==> flow/design.v <==
module ALU#(
  parameter WIDTH = 32
)(
  input [WIDTH - 1:0] a, b,
  input [2:0] m,
  output reg [WIDTH - 1:0] y,
  output reg cf, of, zf
);
  always @(*) begin
    case (m)
      3'b000: y = a + b;
      3'b001: y = a - b;
      3'b010: y = a & b;
      3'b011: y = a | b;
      3'b100: y = a ^ b;
      default: y = 0;
    endcase
  end
  always @(*) begin
    case ({m[0], a[WIDTH - 1], b[WIDTH - 1], y[WIDTH - 1]})
      4'b0111, 4'b0010, 4'b0100, 4'b1111, 4'b1001, 4'b1010: cf = 1;
      default: cf = 0;
    endcase
  end
  always @(*) begin
    case ({m[0], a[WIDTH - 1], b[WIDTH - 1], y[WIDTH - 1]})
      4'b0001, 4'b0110, 4'b1011, 4'b1100: of = 1;
      default: of = 0;
    endcase
  end
  always @(*) begin
    zf = ~(| y[0]);
  end
endmodule
module RegFile#(
  parameter WIDTH = 32
)(
  input clk, rst, we,
  input [4:0] ra0, ra1, wa,
  input [WIDTH - 1:0] wd,
  output reg [WIDTH - 1:0] rd0, rd1
);
  reg [WIDTH - 1:0] regvec[31:0];
  always @(*) begin
    rd0 = (we & (wa == ra0) & (| ra0)) ? wd : regvec[ra0];
    rd1 = (we & (wa == ra1) & (| ra1)) ? wd : regvec[ra1];
  end
  integer i;
  always @(posedge clk) begin
    if (rst) begin
      for (i = 0; i < 32; i = i + 1) begin
        regvec[i] <= 0;
      end
    end else begin
      if (we) begin
        if (wa != 0) begin
          regvec[wa] <= wd;
        end
      end
    end
  end
endmodule
module Ctl(
  input clk, rst,
  input [31:0] ins,
  output f_jmp, f_branch, f_rd, f_rw, f_m2r, f_mw, f_alus, f_aluo, f_choke
);
  wire [5:0] op;
  assign op = ins[31:26];
  wire [4:0] ra0;
  assign ra0 = ins[25:21];
  wire [4:0] ra1;
  assign ra1 = ins[20:16];
  reg [31:0] pre_ins;
  wire [5:0] pre_op;
  assign pre_op = pre_ins[31:26];
  wire [4:0] pre_wa;
  assign pre_wa = pre_ins[20:16];
  assign f_choke = (pre_op == 6'b000100) || (
    (pre_op == 6'b100011) && (| pre_wa) && (
      (
        (op != 6'b000010) && (ra0 == pre_wa)
      ) || (
        ((op == 6'b000000) || (op == 6'b000100) || (op == 6'b101011)) && (ra1 == pre_wa)
      )
    )
  );
  assign f_jmp = f_choke ? 0 : op == 6'b000010;
  always @(posedge clk) begin
    if (rst) begin
      pre_ins <= 0;
    end else begin
      pre_ins <= f_choke ? 0 : ins;
    end
  end
  reg ifid_branch, ifid_rd, ifid_rw, ifid_m2r, ifid_mw, ifid_alus, ifid_aluo;
  always @(posedge clk) begin
    if (f_choke || rst) begin
      ifid_branch <= 0;
      ifid_rw <= 0;
      ifid_m2r <= 0;
      ifid_mw <= 0;
      ifid_alus <= 0;
      ifid_aluo <= 0;
      ifid_rd <= 0;
    end else begin
      ifid_rw <= (op == 6'b000000) || (op == 6'b001000) || (op == 6'b100011);
      ifid_m2r <= op == 6'b100011;
      ifid_mw <= op == 6'b101011;
      ifid_alus <= (op == 6'b001000) || (op == 6'b100011) || (op == 6'b101011);
      ifid_aluo <= op == 6'b000100;
      ifid_branch <= op == 6'b000100;
      ifid_rd <= op == 6'b000000;
    end
  end
  assign f_rd = ifid_rd;
  assign f_branch = ifid_branch;
  reg idex_rw, idex_m2r, idex_mw, idex_alus, idex_aluo;
  always @(posedge clk) begin
    if (rst) begin
      idex_rw <= 0;
      idex_m2r <= 0;
      idex_mw <= 0;
      idex_alus <= 0;
      idex_aluo <= 0;
    end else begin
      idex_rw <= ifid_rw;
      idex_m2r <= ifid_m2r;
      idex_mw <= ifid_mw;
      idex_alus <= ifid_alus;
      idex_aluo <= ifid_aluo;
    end
  end
  assign f_alus = idex_alus;
  assign f_aluo = idex_aluo;
  reg exmem_rw, exmem_m2r, exmem_mw;
  always @(posedge clk) begin
    if (rst) begin
      exmem_rw <= 0;
      exmem_m2r <= 0;
      exmem_mw <= 0;
    end else begin
      exmem_rw <= idex_rw;
      exmem_m2r <= idex_m2r;
      exmem_mw <= idex_mw;
    end
  end
  assign f_mw = exmem_mw;
  reg memwb_rw, memwb_m2r;
  always @(posedge clk) begin
    if (rst) begin
      memwb_m2r <= 0;
      memwb_rw <= 0;
    end else begin
      memwb_m2r <= exmem_m2r;
      memwb_rw <= exmem_rw;
    end
  end
  assign f_m2r = memwb_m2r;
  assign f_rw = memwb_rw;
endmodule
module PipelineCPU(
  input clk, rst,
  output [8:0] imem_addr,
  input [31:0] imem_data,
  output [8:0] dmem_addr,
  output [31:0] dmem_wdata,
  output dmem_we,
  input [31:0] dmem_rdata
);
  wire [8:0] ins_a;
  wire [31:0] ins_spo;
  wire reg_we;
  wire [4:0] ra0, ra1, wa;
  wire [31:0] rd0, rd1, wd;
  RegFile#(.WIDTH(32)) reg_file(
    .clk(clk), .rst(rst), .we(reg_we), .ra0(ra0), .ra1(ra1), .wa(wa), .wd(wd),.rd0(rd0), .rd1(rd1));
  wire [31:0] a, b, y;
  wire [2:0] m;
  wire zf;
  ALU#(.WIDTH(32)) alu(.a(a), .b(b), .m(m), .y(y), .zf(zf));
  wire mem_we;
  wire [8:0] mem_a;
  wire [31:0] mem_d, mem_spo;
  assign imem_addr = ins_a;
  assign ins_spo = imem_data;
  assign dmem_addr = mem_a;
  assign dmem_wdata = mem_d;
  assign dmem_we = mem_we;
  assign mem_spo = dmem_rdata;
  wire [5:0] op;
  wire f_jmp, f_branch, f_rd, f_rw, f_m2r, f_mw, f_alus, f_aluo;
  wire f_choke;
  Ctl ctl(
    .clk(clk), .rst(rst), .ins(ins_spo),
    .f_jmp(f_jmp), .f_branch(f_branch), .f_rd(f_rd), .f_rw(f_rw),
    .f_m2r(f_m2r), .f_mw(f_mw), .f_alus(f_alus), .f_aluo(f_aluo),
    .f_choke(f_choke));
  reg [31:0] pc;
  assign ins_a = pc[10:0] >> 2;
  wire [31:0] npc_ser;
  assign npc_ser = pc + 4;
  wire [31:0] npc_j;
  assign npc_j = {npc_ser[31:28], ins_spo[25:0] << 2};
  assign op = ins_spo[31:26];
  reg [31:0] ifid_ins, ifid_npc_ser;
  reg ifid_valid;
  always @(posedge clk) begin
    if (rst) begin
      ifid_ins <= 0;
      ifid_valid <= 0;
    end else begin
      ifid_ins <= ins_spo;
      ifid_valid <= ~f_choke;
    end
    ifid_npc_ser <= npc_ser;
  end
  assign ra0 = ifid_ins[25:21];
  assign ra1 = ifid_ins[20:16];
  wire [4:0] wa_pre;
  assign wa_pre = f_rd ? ifid_ins[15:11] : ifid_ins[20:16];
  wire [31:0] imm;
  assign imm = {{16{ifid_ins[15]}}, ifid_ins[15:0]};
  wire w_ex2wb;
  assign w_ex2wb = ifid_valid && (((ifid_ins[31:26] == 6'b000000) && (| ifid_ins[15:11]))
    || ((ifid_ins[31:26] == 6'b001000) && (| ifid_ins[20:16])));
  wire w_mem2wb;
  assign w_mem2wb = ifid_valid && (ifid_ins[31:26] == 6'b100011) && (| ifid_ins[20:16]);
  reg [31:0] idex_rd0, idex_rd1, idex_imm, idex_npc_ser;
  reg [31:0] exmem_y;
  reg [4:0] idex_wa, exmem_wa;
  reg idex_w_ex2wb, exmem_w_ex2wb;
  reg idex_w_mem2wb, exmem_w_mem2wb;
  wire [31:0] rd0_bypass, rd1_bypass;
  assign rd0_bypass = (| ra0) ? (
    idex_w_ex2wb && (ra0 == idex_wa) ? y : (
      exmem_w_mem2wb && (ra0 == exmem_wa) ? mem_spo : (
        exmem_w_ex2wb && (ra0 == exmem_wa) ? exmem_y : rd0
      )
    )
  ) : 0;
  assign rd1_bypass = (| ra1) ? (
    idex_w_ex2wb && (ra1 == idex_wa) ? y : (
      exmem_w_mem2wb && (ra1 == exmem_wa) ? mem_spo : (
        exmem_w_ex2wb && (ra1 == exmem_wa) ? exmem_y : rd1
      )
    )
  ) : 0;
  wire [31:0] npc_beq;
  assign npc_beq = ifid_npc_ser + (imm << 2);
  wire beq_zf;
  assign beq_zf = rd0_bypass == rd1_bypass;
  wire [31:0] npc;
  assign npc = rst ? 0 : (
    f_jmp ? npc_j : (
      f_branch & beq_zf ? npc_beq : (
        f_choke ? pc : npc_ser
      )
    )
  );
  always @(posedge clk) begin
    idex_rd0 <= rd0_bypass;
    idex_rd1 <= rd1_bypass;
    idex_imm <= imm;
    idex_npc_ser <= ifid_npc_ser;
    idex_wa <= wa_pre;
    if (rst) begin
      idex_w_ex2wb <= 0;
      idex_w_mem2wb <= 0;
    end else begin
      idex_w_ex2wb <= w_ex2wb;
      idex_w_mem2wb <= w_mem2wb;
    end
  end
  assign a = idex_rd0;
  assign b = f_alus ? idex_imm : idex_rd1;
  assign m = f_aluo;
  always @(posedge clk) begin
    pc <= npc;
  end
  reg [31:0] exmem_mem_d;
  always @(posedge clk) begin
    exmem_y <= y;
    exmem_mem_d <= idex_rd1;
    exmem_wa <= idex_wa;
    if (rst) begin
      exmem_w_ex2wb <= 0;
      exmem_w_mem2wb <= 0;
    end else begin
      exmem_w_ex2wb <= idex_w_ex2wb;
      exmem_w_mem2wb <= idex_w_mem2wb;
    end
  end
  assign mem_a = exmem_y[10:0] >> 2;
  assign mem_d = exmem_mem_d;
  assign mem_we = f_mw;
  reg [31:0] memwb_mem_spo, memwb_y;
  reg [4:0] memwb_wa;
  always @(posedge clk) begin
    memwb_mem_spo <= mem_spo;
    memwb_y <= exmem_y;
    memwb_wa <= exmem_wa;
  end
  assign wa = memwb_wa;
  assign wd = f_m2r ? memwb_mem_spo : memwb_y;
  assign reg_we = f_rw;
endmodule
### Step by step through the tools: PipelineCPU

What the tools print for PipelineCPU, step after step.
Line numbers count from 1 in the design file above.
Operators carry their Yosys type and port widths (W data, S select, Z words).
A cell with -- has no value.

| design | value |
|---|---|
| top module | PipelineCPU |
| clock port | clk |
| cell library | sky130hd |
| timing corner | tt_025C_1v80 |

### Word level

Yosys after proc, flatten, opt, wreduce and memory -nomap, before mapping. Print and check cells are not counted. Equal cells are merged and count once.
Memory sizes are those after Yosys's memory passes, which may raise the word count (mostly to a power of two), join words into wider ones and drop unused or constant bits.

| word-level totals | value |
|---|---|
| register bits after elaboration | 372 |
| bits in writable memories | 1024 |
| memories | 1 |
| bits of input ports | 66 |
| elaborated cells | 130 |

| cells by class | value |
|---|---|
| $add $sub $neg | 4 |
| eq/ne operators | 20 |
| muxes and demuxes | 30 |
| bitwise logic cells | 6 |
| reduce/logical cells | 34 |

Memory list:

| name | depth | width | RTL line | text |
|---|---|---|---|---|
| reg_file.regvec | 32 | 32 | 43 | `reg [WIDTH - 1:0] regvec[31:0];` |

Operator list:

| operator | count |
|---|---|
| $mux W32 | 18 |
| $add A32 B32 Y32 | 2 |
| $pmux W32 S2 | 1 |
| $eq A5 B5 Y1 | 8 |
| $add A32 B3 Y32 const B | 1 |
| $sub A32 B32 Y32 | 1 |
| $eq A32 B32 Y1 | 1 |
| $mux W5 | 6 |
| $eq A6 B6 Y1 const B | 4 |
| $reduce_or A5 Y1 | 4 |
| $logic_and A1 B1 Y1 | 15 |
| $eq A6 B3 Y1 const B | 2 |
| $eq A6 B4 Y1 const B | 2 |
| $logic_not A6 Y1 | 2 |
| $logic_or A1 B1 Y1 | 10 |
| $eq A6 B2 Y1 const B | 1 |
| $ne A6 B2 Y1 const B | 1 |
| $and A1 B1 Y1 | 5 |
| $reduce_bool A5 Y1 | 1 |
| $mux W1 | 5 |
| $ne A3 B3 Y1 const B | 1 |
| $logic_not A3 Y1 | 1 |
| $reduce_or A2 Y1 | 1 |
| $not A1 Y1 | 1 |

### Longest topological paths

Depth = most cells in a row (Yosys ltp): at word level without a register or memory, in the mapped netlist without a sequential cell, where the memories' decode and read muxes count.

| depth | value |
|---|---|
| word-level depth | 12 |
| ABC_AREA | 1 |
| mapped depth | 39 |
| depth with buffers taken out | 38 |

### Netlist

The flow's flattened synthesis, as Yosys stat reports it; memories are mapped. The netlist is that of the ABC_AREA named above (0 if unset); the other value can give another one.
Totals and module areas in this step are rounded.

| mapped netlist | value |
|---|---|
| mapped cells | 9981 |
| mapped area | 74000 um^2 |
| area of sequential cells | 37000 um^2 |
| flip-flops | 1329 |

Cell types:

| cell type | count | area in all (um^2) |
|---|---|---|
| sky130_fd_sc_hd__edfxtp_1 | 1024 | 3.07E+04 |
| sky130_fd_sc_hd__nand2_1 | 2616 | 9.82E+03 |
| sky130_fd_sc_hd__dfxtp_1 | 305 | 6.11E+03 |
| sky130_fd_sc_hd__nand3_1 | 1207 | 6.04E+03 |
| sky130_fd_sc_hd__nor2_1 | 1428 | 5.36E+03 |
| sky130_fd_sc_hd__inv_1 | 1240 | 4.65E+03 |
| sky130_fd_sc_hd__o21ai_0 | 595 | 2.98E+03 |
| sky130_fd_sc_hd__a21oi_1 | 389 | 1.95E+03 |
| sky130_fd_sc_hd__buf_2 | 301 | 1.51E+03 |
| sky130_fd_sc_hd__clkbuf_1 | 297 | 1.11E+03 |
| sky130_fd_sc_hd__o211ai_1 | 70 | 525.504 |
| sky130_fd_sc_hd__ha_1 | 41 | 512.992 |
| sky130_fd_sc_hd__xor2_1 | 50 | 437.92 |
| sky130_fd_sc_hd__or2_2 | 58 | 362.848 |
| sky130_fd_sc_hd__buf_4 | 41 | 307.795 |
| sky130_fd_sc_hd__buf_1 | 65 | 243.984 |
| sky130_fd_sc_hd__mux2i_1 | 24 | 240.23 |
| sky130_fd_sc_hd__o21ai_1 | 46 | 230.221 |

Not listed: further types 38, cells in them 184.

### Path before layout

OpenSTA on the mapped netlist: ideal clock, no wires. The path of least setup slack (recovery checks aside). Input and output delay are each 20% of the period. Register names are those of the netlist, which keeps one name where synthesis merged equal registers.

| timing after synthesis | value |
|---|---|
| path kind | register to register |
| start | register ctl.idex_alus |
| end | register pc[2] |
| period | 6.5 ns |
| setup time | 0.131 ns |
| arrival time | 4.499 ns |
| path slack | 1.869 ns |
| path delay | 4.630 ns |
| driving pins on the path | 34 |
| period reached after synthesis | 4.631 ns |

"path delay" = arrival - input delay + setup time.
"driving pins on the path": output pins that drive a net of the path, with the launching flip-flop's if there is one; two outputs of one cell count as two.
"period reached after synthesis" is the clock period less the worst setup slack; recovery checks do not enter. This is arithmetic on one report: input and output delays are still those of the set period (20% each).
The rows between start and end are the longest chain of elaborated cells between them; the timing report does not say that the signal goes this way. Where chains are equally long, one stands for them.
Each line given opens the expression or statement behind the cell; cells for indexed reads and writes are added by Yosys, which also makes memories of some case tables.

| on the way, after synthesis | value |
|---|---|
| cell sequence | sky130_fd_sc_hd__dfxtp_1 > sky130_fd_sc_hd__buf_4 > sky130_fd_sc_hd__nand2_1 > sky130_fd_sc_hd__o21ai_1 > sky130_fd_sc_hd__ha_1 > sky130_fd_sc_hd__nand2_1 > sky130_fd_sc_hd__nor2_1 > sky130_fd_sc_hd__nand3_1 > sky130_fd_sc_hd__nor3_1 > sky130_fd_sc_hd__nand3_1 > sky130_fd_sc_hd__nor4_1 > sky130_fd_sc_hd__a21oi_1 > sky130_fd_sc_hd__xnor2_1 > sky130_fd_sc_hd__ha_1 > sky130_fd_sc_hd__a21oi_1 > sky130_fd_sc_hd__a21boi_0 > sky130_fd_sc_hd__nor2_1 > sky130_fd_sc_hd__nor3_1 > sky130_fd_sc_hd__nand2_1 > sky130_fd_sc_hd__nand2_1 > sky130_fd_sc_hd__nand3_1 > sky130_fd_sc_hd__nand3_1 > sky130_fd_sc_hd__inv_2 > sky130_fd_sc_hd__nand2_1 > sky130_fd_sc_hd__nand2_1 > sky130_fd_sc_hd__nor2_1 > sky130_fd_sc_hd__nand3_1 > sky130_fd_sc_hd__nor2_4 > sky130_fd_sc_hd__nand2_4 > sky130_fd_sc_hd__buf_6 > sky130_fd_sc_hd__nand2_1 > sky130_fd_sc_hd__nand3_1 > sky130_fd_sc_hd__nand2_1 > sky130_fd_sc_hd__a21oi_1 |
| length of the longest elaborated chain | 9 |
| elaborated cells between the ends (all ways) | 13 |
| RTL lines with such cells | 11 |
| classes of those cells | add/sub (2); eq/ne (2); mux (8); logic (1) |

RTL lines, path after synthesis:

| what | RTL line | text |
|---|---|---|
| start: declaration | 118 | `reg idex_rw, idex_m2r, idex_mw, idex_alus, idex_aluo;` |
| start: assignment | 124 | `idex_alus <= 0;` |
| start: assignment | 130 | `idex_alus <= ifid_alus;` |
| $mux W32 | 276 | `assign b = f_alus ? idex_imm : idex_rd1;` |
| $sub A32 B32 Y32 | 12 | `3'b001: y = a - b;` |
| $pmux W32 S2 | 10 | `case (m)` |
| $mux W32 | 236 | `idex_w_ex2wb && (ra0 == idex_wa) ? y : (` |
| $mux W32 | 235 | `assign rd0_bypass = (\| ra0) ? (` |
| $eq A32 B32 Y1 | 252 | `assign beq_zf = rd0_bypass == rd1_bypass;` |
| $and A1 B1 Y1 | 256 | `f_branch & beq_zf ? npc_beq : (` |
| $mux W32 | 256 |  |
| $mux W32 | 255 | `f_jmp ? npc_j : (` |
| end: assignment | 279 | `pc <= npc;` |
| end: declaration | 199 | `reg [31:0] pc;` |

### Path in the finished layout

From the final timing report of run 1: the path of least setup slack in the routed layout; clock arrival at registers is part of the times.

| timing after layout | value |
|---|---|
| path kind | register to register |
| start | register ctl.idex_alus |
| end | register pc[9] |
| period | 6.5 ns |
| setup time | 0.08 ns |
| arrival time | 6.55 ns |
| path slack | 0.61 ns |
| driving pins on the path | 37 |

The rows between start and end are the longest chain of elaborated cells between them; the timing report does not say that the signal goes this way. Where chains are equally long, one stands for them.

| on the way, after layout | value |
|---|---|
| cell sequence | sky130_fd_sc_hd__dfxtp_2 > sky130_fd_sc_hd__buf_4 > sky130_fd_sc_hd__nand2_1 > sky130_fd_sc_hd__o21ai_1 > sky130_fd_sc_hd__nand2_1 > sky130_fd_sc_hd__nor2_1 > sky130_fd_sc_hd__nand2_1 > sky130_fd_sc_hd__nor2_2 > sky130_fd_sc_hd__inv_1 > sky130_fd_sc_hd__nor2_1 > sky130_fd_sc_hd__inv_1 > sky130_fd_sc_hd__o21ai_0 > sky130_fd_sc_hd__buf_4 > sky130_fd_sc_hd__o21ai_0 > sky130_fd_sc_hd__xor2_1 > sky130_fd_sc_hd__ha_1 > sky130_fd_sc_hd__nand2_1 > sky130_fd_sc_hd__nor3_1 > sky130_fd_sc_hd__nand2_1 > sky130_fd_sc_hd__nor3_1 > sky130_fd_sc_hd__nand2_1 > sky130_fd_sc_hd__nand2_1 > sky130_fd_sc_hd__inv_1 > sky130_fd_sc_hd__nand2_1 > sky130_fd_sc_hd__nand2_1 > sky130_fd_sc_hd__nor2_2 > sky130_fd_sc_hd__nor2_1 > sky130_fd_sc_hd__nand2_1 > sky130_fd_sc_hd__nand2_1 > sky130_fd_sc_hd__nor2_1 > sky130_fd_sc_hd__nand4_2 > sky130_fd_sc_hd__nor2_8 > sky130_fd_sc_hd__nand2_4 > sky130_fd_sc_hd__nand2_2 > sky130_fd_sc_hd__inv_2 > sky130_fd_sc_hd__nor2_1 > sky130_fd_sc_hd__a21oi_1 |
| length of the longest elaborated chain | 9 |
| elaborated cells between the ends (all ways) | 13 |
| RTL lines with such cells | 11 |
| classes of those cells | add/sub (2); eq/ne (2); mux (8); logic (1) |

RTL lines, path after layout:

| what | RTL line | text |
|---|---|---|
| start: declaration | 118 | `reg idex_rw, idex_m2r, idex_mw, idex_alus, idex_aluo;` |
| start: assignment | 124 | `idex_alus <= 0;` |
| start: assignment | 130 | `idex_alus <= ifid_alus;` |
| $mux W32 | 276 | `assign b = f_alus ? idex_imm : idex_rd1;` |
| $sub A32 B32 Y32 | 12 | `3'b001: y = a - b;` |
| $pmux W32 S2 | 10 | `case (m)` |
| $mux W32 | 236 | `idex_w_ex2wb && (ra0 == idex_wa) ? y : (` |
| $mux W32 | 235 | `assign rd0_bypass = (\| ra0) ? (` |
| $eq A32 B32 Y1 | 252 | `assign beq_zf = rd0_bypass == rd1_bypass;` |
| $and A1 B1 Y1 | 256 | `f_branch & beq_zf ? npc_beq : (` |
| $mux W32 | 256 |  |
| $mux W32 | 255 | `f_jmp ? npc_j : (` |
| end: assignment | 279 | `pc <= npc;` |
| end: declaration | 199 | `reg [31:0] pc;` |

Data sheet: physical implementation of PipelineCPU

PipelineCPU through Yosys and OpenROAD on sky130hd: 6 stored runs, unordered, with their settings and measured results. The constraints put input and output delay at 20% of the set period each and load the outputs with 0.01 pF.
"period reached" = clock period - worst setup slack. The figure is calculated, with input and output delays left at 20% of the set period.
"critical setup path time" means the part of the period allowed to the worst setup path (the constraints hold back 20% at inputs and 20% at outputs) less its slack; where the path has registers, the arrival times of their clocks count too.
"power consumption" rests on the timing tool's default activity at the inputs, not on a simulated workload.
The measured numbers are rounded.

#### Run 1

| setting | value |
|---|---|
| ABC_AREA | `1` |
| CELL_PAD_IN_SITES_DETAIL_PLACEMENT | `1` |
| CORE_MARGIN | `4` |
| CTS_CLUSTER_DIAMETER | `134` |
| CTS_CLUSTER_SIZE | `59` |
| period_ns | `6.5` |
| CAP_MARGIN | `20` |
| CORE_UTILIZATION | `40` |
| SLEW_MARGIN | `20` |

| result | value |
|---|---|
| power consumption | 20 mW |
| worst hold slack | 0.32 ns |
| area inside the die boundary | 190000 um^2 |
| chip area after synthesis (Yosys) | 74000 um^2 |
| worst setup slack after layout | 0.61 ns |
| period reached | 5.891 ns |
| summed negative setup slack | 0.000 ns |
| utilization after routing | 0.43 |
| standard-cell area after routing | 79000 um^2 |
| critical setup path time | 5.89 ns |
| worst setup path type | register to register |

#### Run 2

| setting | value |
|---|---|
| CELL_PAD_IN_SITES_DETAIL_PLACEMENT | `0` |
| CELL_PAD_IN_SITES_GLOBAL_PLACEMENT | `0` |
| CORE_ASPECT_RATIO | `0.97` |
| CORE_MARGIN | `5` |
| CORE_UTILIZATION | `29` |
| MAX_ROUTING_LAYER | `met5` |
| MIN_ROUTING_LAYER | `met1` |
| PLACE_DENSITY_LB_ADDON | `0.25` |
| TNS_END_PERCENT | `80` |
| period_ns | `3.43` |
| CAP_MARGIN | `20` |
| SLEW_MARGIN | `20` |

| result | value |
|---|---|
| standard-cell area after routing | 87000 um^2 |
| power consumption | 48 mW |
| area inside the die boundary | 240000 um^2 |
| utilization after routing | 0.38 |
| worst hold slack | 0.33 ns |
| period reached | 5.917 ns |
| critical setup path time | 5.92 ns |
| worst setup path type | register to register |
| chip area after synthesis (Yosys) | 67000 um^2 |
| summed negative setup slack | -52 ns |
| worst setup slack after layout | -2.5 ns |

#### Run 3

| setting | value |
|---|---|
| CELL_PAD_IN_SITES_GLOBAL_PLACEMENT | `3` |
| CORE_ASPECT_RATIO | `0.83` |
| CORE_MARGIN | `9` |
| CORE_UTILIZATION | `68` |
| HOLD_SLACK_MARGIN | `0.19` |
| MAX_ROUTING_LAYER | `met4` |
| SETUP_SLACK_MARGIN | `-0.11` |
| SLEW_MARGIN | `10` |
| period_ns | `3.77` |
| CAP_MARGIN | `20` |

Incomplete, placement halted on GPL-0301.

#### Run 4

| setting | value |
|---|---|
| ABC_AREA | `0` |
| CELL_PAD_IN_SITES_DETAIL_PLACEMENT | `2` |
| CELL_PAD_IN_SITES_GLOBAL_PLACEMENT | `2` |
| CORE_ASPECT_RATIO | `1.07` |
| CORE_MARGIN | `8` |
| CORE_UTILIZATION | `61` |
| CTS_CLUSTER_DIAMETER | `315` |
| CTS_CLUSTER_SIZE | `90` |
| GPL_TIMING_DRIVEN | `0` |
| HOLD_SLACK_MARGIN | `-0.1` |
| MAX_ROUTING_LAYER | `met5` |
| MIN_ROUTING_LAYER | `met2` |
| SETUP_SLACK_MARGIN | `0.64` |
| SLEW_MARGIN | `30` |
| period_ns | `9.26` |
| CAP_MARGIN | `20` |

Incomplete, placement halted on DPL-0033.

#### Run 5

| setting | value |
|---|---|
| ABC_AREA | `1` |
| CELL_PAD_IN_SITES_DETAIL_PLACEMENT | `1` |
| CORE_MARGIN | `4` |
| CTS_CLUSTER_DIAMETER | `134` |
| CTS_CLUSTER_SIZE | `59` |
| HOLD_SLACK_MARGIN | `0.2` |
| MAX_ROUTING_LAYER | `met4` |
| period_ns | `6.5` |
| CAP_MARGIN | `20` |
| CORE_UTILIZATION | `40` |
| SLEW_MARGIN | `20` |

| result | value |
|---|---|
| standard-cell area after routing | 80000 um^2 |
| worst hold slack | 0.31 ns |
| critical setup path time | 5.96 ns |
| worst setup path type | register to register |
| worst setup slack after layout | 0.54 ns |
| power consumption | 20 mW |
| chip area after synthesis (Yosys) | 74000 um^2 |
| utilization after routing | 0.43 |
| area inside the die boundary | 190000 um^2 |
| summed negative setup slack | 0.000 ns |
| period reached | 5.958 ns |

#### Run 6

| setting | value |
|---|---|
| ABC_AREA | `0` |
| CELL_PAD_IN_SITES_DETAIL_PLACEMENT | `1` |
| CELL_PAD_IN_SITES_GLOBAL_PLACEMENT | `2` |
| CORE_MARGIN | `4` |
| CTS_CLUSTER_DIAMETER | `134` |
| CTS_CLUSTER_SIZE | `59` |
| GPL_TIMING_DRIVEN | `0` |
| HOLD_SLACK_MARGIN | `0.2` |
| MAX_ROUTING_LAYER | `met4` |
| period_ns | `6.5` |
| CAP_MARGIN | `20` |
| CORE_UTILIZATION | `40` |
| SLEW_MARGIN | `20` |

| result | value |
|---|---|
| area inside the die boundary | 180000 um^2 |
| period reached | 7.449 ns |
| worst hold slack | 0.35 ns |
| summed negative setup slack | -8.4 ns |
| power consumption | 21 mW |
| chip area after synthesis (Yosys) | 67000 um^2 |
| utilization after routing | 0.46 |
| critical setup path time | 7.45 ns |
| worst setup path type | register to register |
| worst setup slack after layout | -0.95 ns |
| standard-cell area after routing | 76000 um^2 |
